==> flow/design.v <==
module OQ1_Stopwatch(AN, Seg, Dot, CLK, Start, RESET);  
	output [3:0] AN;
	output [6:0] Seg;
	output Dot;
	input CLK, Start, RESET;
	parameter R = 2'b00;
    parameter W = 2'b01;
    parameter C = 2'b10;	
	reg  [11:0] divider_ds;
	reg  [5:0]  divider_ms;
	reg  [6:0]  Seg_Temp;
	reg  [3:0]  D3,D2,D1,D0,D_Temp,AN_Temp;
	reg  [1:0]  state,n_state;
	reg         dp;
	wire        RTC_ds,RTC_ms;
	always @(posedge CLK or posedge RESET) begin
	  if(RESET) divider_ms <= 0;
	  else if(divider_ms==32) divider_ms <= 0;
      else divider_ms <= divider_ms + 1;
    end
    assign RTC_ms = ((divider_ms == 32)?1'b1:1'b0);
	always @(posedge CLK or posedge RESET) begin
      if(RESET) divider_ds <= 0;
      else if(divider_ds==3276) divider_ds <= 0;
      else if(state==C) divider_ds <= divider_ds + 1;
    end
    assign RTC_ds = ((divider_ds == 3276)?1'b1:1'b0);
	always@(posedge CLK or posedge RESET) begin
      if(RESET) begin
        state <= R;
        D3 <= 0;
        D2 <= 0;
        D1 <= 0;
        D0 <= 0;
      end else begin
        state <= n_state;
        if(RTC_ds) begin
          if(D0 == 9) begin
            D0 <= 0;
            if(D1 == 9) begin
              D1 <= 0;
              if(D2 == 9) begin
                D2 <= 0;
                if(D3 == 9) begin
                  D3 <= 0;                  
                end else begin
                  D3 <= D3 + 1;
                end                    
              end else begin
                D2 <= D2 + 1;
              end      
            end else begin
              D1 <= D1 + 1;
            end
          end else begin
            D0 <= D0 + 1;
          end
        end      
      end
    end
    always@(*) begin
      case (state)
        R : if(RESET) n_state = R;
            else if(Start && !RESET) n_state = C;
            else n_state = W;
        W : if(RESET) n_state = R;
            else if(Start && !RESET) n_state = C;
            else n_state = W;
        C : if(RESET) n_state = R;
            else n_state = C;        
        default : n_state = R;
      endcase
    end
    always@(posedge CLK or posedge RESET) begin
      if(RESET) begin
        D_Temp  <= 4'b0000;
        AN_Temp <= 4'b1110;
        dp      <= 1'b0;
      end else if(RTC_ms) begin
      case(AN_Temp)
        4'b0111 : begin
                    D_Temp <= D0;
                    AN_Temp <= 4'b1110;
                    dp <= 1;
                  end
        4'b1110 : begin
                    D_Temp <= D1;
                    AN_Temp <= 4'b1101;
                    dp <= 0;
                  end
        4'b1101 : begin
                    D_Temp <= D2;
                    AN_Temp <= 4'b1011;
                    dp <= 1;
                  end
        4'b1011 : begin
                    D_Temp <= D3;
                    AN_Temp <= 4'b0111;
                    dp <= 1;
                  end
      endcase
      end
    end    
    always @(*) begin
        case(D_Temp)
          0 : Seg_Temp=7'b1000000; 
          1 : Seg_Temp=7'b1111001; 
          2 : Seg_Temp=7'b0100100; 
          3 : Seg_Temp=7'b0110000; 
          4 : Seg_Temp=7'b0011001; 
          5 : Seg_Temp=7'b0010010; 
          6 : Seg_Temp=7'b0000010; 
          7 : Seg_Temp=7'b1111000; 
          8 : Seg_Temp=7'b0000000; 
          9 : Seg_Temp=7'b0011000; 
          default : Seg_Temp=7'b0111111; 
      endcase
    end
    assign Seg = Seg_Temp;
    assign AN = AN_Temp;
    assign Dot = dp;
endmodule
# --- Reports on OQ1_Stopwatch ---
# Module OQ1_Stopwatch before and after one edit of its RTL, step after step.
# Lines under "before" count in the file above, lines under "after" in the edited file.
# "change": "after" minus "before" as printed here. "rel_change_pct": 100 x difference / "before".
# Library cell names are shortened.
inputs:
  top: "OQ1_Stopwatch"
  clock: "CLK"
  cell_library: "sky130hd"
  corner: "tt_025C_1v80"

# --- The edit ---
# Unified diff, file above to edited file.
# A script made this edit. It changes what the design does and was not meant as an optimisation.
# begin of diff
@@ -23,5 +23,5 @@
       if(RESET) divider_ds <= 0;
       else if(divider_ds==3276) divider_ds <= 0;
-      else if(state==C) divider_ds <= divider_ds + 1;
+      else divider_ds <= divider_ds + 1;
     end
     assign RTC_ds = ((divider_ds == 3276)?1'b1:1'b0);
# end of diff

# --- Elaborated design ---
# Source: Yosys, flattened and elaborated, memories not mapped. Widths are those after wreduce. Registers that Yosys merges into a memory's read port (data or address) are not register bits. Print and check cells do not count. Equal cells are merged and count once.
# Memory sizes are those after Yosys's memory passes, which may raise the word count (mostly to a power of two), join words into wider ones and drop unused or constant bits.
word_totals:
  columns: ["item", "before", "after", "change", "rel_change_pct"]
  rows:
  - ["reg_bits", 45, 43, -2, -4.44]
  - ["latchBits", 0, 0, 0, null]
  - ["ramBits", 0, 0, 0, null]
  - ["romBits", 112, 112, 0, 0.00]
  - ["clocked_rd_ports_x_width", 0, 0, 0, null]
  - ["memories", 1, 1, 0, 0.00]
  - ["inputBits", 3, 3, 0, 0.00]
  - ["elab_cells", 58, 45, -13, -22.41]
memory_table:
  columns: ["item", "before", "after"]
  rows:
  - ["mem_shapes", "16 x 7 bit 1R0W", "16 x 7 bit 1R0W"]
op_classes:
  columns: ["item", "before", "after", "change", "rel_change_pct"]
  rows:
  - ["n_addsub", 6, 6, 0, 0.00]
  - ["multipliers", 0, 0, 0, null]
  - ["div_mod_pow", 0, 0, 0, null]
  - ["compare", 0, 0, 0, null]
  - ["n_eq", 12, 10, -2, -16.67]
  - ["shifts", 0, 0, 0, null]
  - ["mux", 16, 11, -5, -31.25]
  - ["logic", 0, 0, 0, null]
  - ["reduce_and_logical", 13, 8, -5, -38.46]
ops:
  columns: ["cell", "before", "after", "change", "rel_change_pct"]
  rows:
  - ["2-bit 2-to-1 mux", 3, 0, -3, -100.00]
  - ["12-bit 2-to-1 mux", 2, 1, -1, -50.00]
  - ["2-bit nonzero test", 2, 1, -1, -50.00]
  - ["2-bit by 1-bit equality test with 1-bit output with constant B", 1, 0, -1, -100.00]
  - ["2-bit equality test with constant B", 1, 0, -1, -100.00]
  - ["1-bit logical AND", 1, 0, -1, -100.00]
  - ["1-bit zero test", 1, 0, -1, -100.00]
  - ["2-bit zero test", 1, 0, -1, -100.00]
  - ["2-bit parallel mux with 2-bit select", 1, 0, -1, -100.00]
  - ["2-bit OR reduction", 1, 0, -1, -100.00]
  - ["4-bit equality test with constant B", 7, 7, 0, 0.00]
  - ["4-bit by 1-bit adder with 4-bit output with constant B", 4, 4, 0, 0.00]
  - ["4-bit 2-to-1 mux", 4, 4, 0, 0.00]
  - ["2-bit AND reduction", 3, 3, 0, 0.00]
  - ["1-bit 2-to-1 mux", 2, 2, 0, 0.00]
  - ["4-bit parallel mux with 4-bit select", 2, 2, 0, 0.00]
  - ["12-bit by 1-bit adder with 12-bit output with constant B", 1, 1, 0, 0.00]
  - ["6-bit by 1-bit adder with 6-bit output with constant B", 1, 1, 0, 0.00]
  - ["12-bit equality test with constant B", 1, 1, 0, 0.00]
  - ["4-bit by 3-bit equality test with 1-bit output with constant B", 1, 1, 0, 0.00]
  - ["6-bit equality test with constant B", 1, 1, 0, 0.00]
  - ["6-bit 2-to-1 mux", 1, 1, 0, 0.00]
  - ["1-bit parallel mux with 2-bit select", 1, 1, 0, 0.00]
  - ["3-bit AND reduction", 1, 1, 0, 0.00]
  - ["4-bit AND reduction", 1, 1, 0, 0.00]
  - ["4-bit nonzero test", 1, 1, 0, 0.00]
  - ["3-bit OR reduction", 1, 1, 0, 0.00]

# --- Depth ---
# Yosys ltp: most cells in a row. Word level: on the elaborated netlist, between registers, memories and ports. Mapped: between sequential cells and ports; inverters and the memories' decode and read muxes count.
logic_depth:
  columns: ["item", "before", "after", "change", "rel_change_pct"]
  rows:
  - ["word_depth", 5, 4, -1, -20.00]
  - ["abc_area", "0", "0", null, null]
  - ["ltp_mapped", 8, 8, 0, 0.00]

# --- Mapped cells and area ---
# Yosys stat after the flow's synthesis: flattened, memories mapped to cells. It holds for the ABC_AREA given above (unset counts as 0); a run with the other value may have another netlist.
synth_totals:
  columns: ["item", "before", "after", "change", "rel_change_pct"]
  rows:
  - ["cells", 266, 252, -14, -5.26]
  - ["area_mm2", 0.002595, 0.0024699, -0.0001251, -4.82]
  - ["ff_cells", 44, 43, -1, -2.27]
  - ["buffers", 11, 14, 3, 27.27]
by_type:
  columns: ["cell_type", "before", "after", "change", "rel_change_pct"]
  rows:
  - ["mux2_2", 8, 3, -5, -62.50]
  - ["and3_1", 3, 8, 5, 166.67]
  - ["o21ai_0", 14, 10, -4, -28.57]
  - ["a21oi_1", 7, 11, 4, 57.14]
  - ["o22a_1", 4, 0, -4, -100.00]
  - ["nor2_1", 29, 26, -3, -10.34]
  - ["buf_2", 3, 6, 3, 100.00]
  - ["nand3b_1", 3, 0, -3, -100.00]
  - ["nand4bb_1", 3, 0, -3, -100.00]
  - ["nor3_1", 3, 0, -3, -100.00]
  - ["and2_1", 2, 5, 3, 150.00]
  - ["mux2_1", 0, 3, 3, null]
  - ["o31ai_1", 0, 3, 3, null]
  - ["nand2_1", 17, 15, -2, -11.76]
  - ["inv_1", 15, 13, -2, -13.33]
  - ["nand2b_1", 8, 6, -2, -25.00]
  - ["a21o_1", 3, 1, -2, -66.67]
  - ["a221o_1", 2, 0, -2, -100.00]
# The list need not be complete.

# --- Path before layout ---
# Source: OpenSTA report_checks on the synthesized netlist (no wires, ideal clock, input and output delay 20% of the period each), path of least setup slack; recovery checks are left aside. Register names are those of the netlist, which keeps one name where synthesis merged equal registers.
synth_path:
  columns: ["item", "before", "after", "change", "rel_change_pct"]
  rows:
  - ["kind", "reg-to-output", "reg-to-output", null, null]
  - ["start", "reg D_Temp[1]", "reg D_Temp[1]", null, null]
  - ["end", "out Seg[4]", "out Seg[0]", null, null]
  - ["tclk_ps", 10000, 10000, 0, 0.00]
  - ["output_delay_ps", 2000, 2000, 0, 0.00]
  - ["t_first_pin_ps", 0, 0, 0, null]
  - ["arrival_time_ps", 1104, 1120, 16, 1.45]
  - ["setup_slack_ps", 6896, 6880, -16, null]
  - ["path_delay_ps", 1104, 1120, 16, 1.45]
  - ["driving_pins", 6, 6, 0, 0.00]
  - ["n_path_buf", 0, 0, 0, null]
  - ["period_less_setup_slack_ps", 3104, 3120, 16, 0.52]
# "path_delay_ps" = arrival - input delay + setup time.
# A path that ends at an output port has no setup time.
# "driving_pins": output pins that drive a net of the path, with the launching flip-flop's if there is one; two outputs of one cell count as two.
# "period_less_setup_slack_ps" is the clock period less the worst setup slack; recovery checks do not enter. This is arithmetic on one report: input and output delays are still those of the set period (20% each).
# Between the ends stands the longest chain of elaborated cells between them, by number of cells; it is not shown to be the way that was timed. Of several equally long chains one is given.
# A line is the first line of the expression or statement that the cell stems from. Yosys adds cells for indexed reads and writes and turns some case tables into memories.
# A memory read counts as a cell of the chain, while the word-level depth stops at memories.
# A register here has more assigning lines than the two given.
synth_via_before:
  path_cell_list: "dfrtp_1 -> inv_1 -> ha_1 -> nand2_1 -> o21ai_0 -> o21ai_0"
  elab_chain_len: 1
  cells_between: 1
  cone_lines: 1
  cone_classes: "memory (1)"
synth_rtl_before:
  columns: ["item", "line", "source"]
  rows:
  - ["from (decl)", 12, "reg [3:0] D3,D2,D1,D0,D_Temp,AN_Temp;"]
  - ["from (assign)", 76, "D_Temp  <= 4'b0000;"]
  - ["from (assign)", 82, "D_Temp <= D0;"]
  - ["memory 16 x 7 bit", 105, "case(D_Temp)"]
  - ["to (decl)", 3, "output [6:0] Seg;"]
synth_via_after:
  path_cell_list: "dfrtp_1 -> inv_1 -> ha_1 -> or2_2 -> a21oi_1 -> a21oi_1"
  elab_chain_len: 1
  cells_between: 1
  cone_lines: 1
  cone_classes: "memory (1)"
synth_rtl_after:
  columns: ["item", "line", "source"]
  rows:
  - ["from (decl)", 12, "reg [3:0] D3,D2,D1,D0,D_Temp,AN_Temp;"]
  - ["from (assign)", 76, "D_Temp  <= 4'b0000;"]
  - ["from (assign)", 82, "D_Temp <= D0;"]
  - ["memory 16 x 7 bit", 105, "case(D_Temp)"]
  - ["to (decl)", 3, "output [6:0] Seg;"]

# --- Worst path after layout ---
# Path of least setup slack in the final report of the runs of pair A (OpenROAD, finished layout, wires in). Where an end is a register, its clock arrival counts in the times.
# The path's times are printed in steps of 10 ps; the period is the one set.
layout_path:
  columns: ["item", "before", "after", "change", "rel_change_pct"]
  rows:
  - ["kind", "reg-to-output", "reg-to-output", null, null]
  - ["start", "reg D_Temp[1]", "reg D_Temp[1]", null, null]
  - ["end", "out Seg[3]", "out Seg[0]", null, null]
  - ["tclk_ps", 3940, 3940, 0, 0.00]
  - ["output_delay_ps", 790, 790, 0, 0.00]
  - ["t_first_pin_ps", 290, 290, 0, 0.00]
  - ["arrival_time_ps", 1930, 1980, 50, 2.59]
  - ["setup_slack_ps", 1230, 1170, -60, null]
  - ["driving_pins", 7, 7, 0, 0.00]
  - ["n_path_buf", 1, 1, 0, 0.00]
# Between the ends stands the longest chain of elaborated cells between them, by number of cells; it is not shown to be the way that was timed. Of several equally long chains one is given.
# A memory read counts as a cell of the chain, while the word-level depth stops at memories.
# A register here has more assigning lines than the two given.
layout_via_before:
  path_cell_list: "dfrtp_1 -> inv_1 -> ha_1 -> nand2_1 -> o21a_1 -> o22a_1 -> clkdlybuf4s50_1"
  elab_chain_len: 1
  cells_between: 1
  cone_lines: 1
  cone_classes: "memory (1)"
layout_rtl_before:
  columns: ["item", "line", "source"]
  rows:
  - ["from (decl)", 12, "reg [3:0] D3,D2,D1,D0,D_Temp,AN_Temp;"]
  - ["from (assign)", 76, "D_Temp  <= 4'b0000;"]
  - ["from (assign)", 82, "D_Temp <= D0;"]
  - ["memory 16 x 7 bit", 105, "case(D_Temp)"]
  - ["to (decl)", 3, "output [6:0] Seg;"]
layout_via_after:
  path_cell_list: "dfrtp_1 -> inv_1 -> ha_1 -> or2_2 -> a21oi_1 -> a21oi_1 -> clkdlybuf4s50_1"
  elab_chain_len: 1
  cells_between: 1
  cone_lines: 1
  cone_classes: "memory (1)"
layout_rtl_after:
  columns: ["item", "line", "source"]
  rows:
  - ["from (decl)", 12, "reg [3:0] D3,D2,D1,D0,D_Temp,AN_Temp;"]
  - ["from (assign)", 76, "D_Temp  <= 4'b0000;"]
  - ["from (assign)", 82, "D_Temp <= D0;"]
  - ["memory 16 x 7 bit", 105, "case(D_Temp)"]
  - ["to (decl)", 3, "output [6:0] Seg;"]

# --- Measured runs ---
# Both versions went through the flow (Yosys, OpenROAD) with the same settings in each pair. Constraints: input delay and output delay 20% of the set period each, output load 0.01 pF.
flow_settings_pair_A:
  period_ns: 3.94
  CAP_MARGIN: 20
  CORE_MARGIN: 2
  CORE_UTILIZATION: 40
  SLEW_MARGIN: 20
measured_pair_A:
  columns: ["item", "before", "after", "change", "rel_change_pct"]
  rows:
  - ["synth_chip_area_mm2", 0.002595, 0.0024699, -0.0001251, -4.82]
  - ["design.die.area_mm2", 0.0071479, 0.0068195, -0.0003284, -4.59]
  - ["post_route_stdcell_area_mm2", 0.002869, 0.0027113, -0.0001577, -5.50]
  - ["worst_setup_slack_ps", 1226, 1172, -54, null]
  - ["timing.setup.tns_ps", 0, 0, 0, null]
  - ["final_hold_ws_ps", 480, 474, -6, null]
  - ["final_power_uw", 894.4, 738.8, -155.6, -17.40]
  - ["clock_period_reached_ps", 2714, 2768, 54, 1.99]
flow_settings_pair_B:
  ABC_AREA: 1
  CAP_MARGIN: 15
  CELL_PAD_IN_SITES_DETAIL_PLACEMENT: 0
  CORE_ASPECT_RATIO: 1.57
  CORE_UTILIZATION: 67
  CTS_CLUSTER_DIAMETER: 378
  GPL_TIMING_DRIVEN: 0
  SETUP_SLACK_MARGIN: 0.14
  TNS_END_PERCENT: 70
  period_ns: 2.54
  CORE_MARGIN: 2
  SLEW_MARGIN: 20
measured_pair_B:
  columns: ["item", "before", "after", "change", "rel_change_pct"]
  rows:
  - ["synth_chip_area_mm2", 0.0027489, 0.0025575, -0.0001914, -6.96]
  - ["design.die.area_mm2", 0.0046444, 0.0043396, -0.0003048, -6.56]
  - ["post_route_stdcell_area_mm2", 0.0030767, 0.0028565, -0.0002202, -7.16]
  - ["worst_setup_slack_ps", 171, 214, 43, null]
  - ["timing.setup.tns_ps", 0, 0, 0, null]
  - ["final_hold_ws_ps", 494, 482, -12, null]
  - ["final_power_uw", 1435, 1123, -312, -21.74]
  - ["clock_period_reached_ps", 2369, 2326, -43, -1.82]
# "clock_period_reached_ps" means the clock period less the worst setup slack. The figure is calculated, with input and output delays left at 20% of the set period.
# "final_power_uw" is the tool's figure for a default switching activity; nothing was simulated.
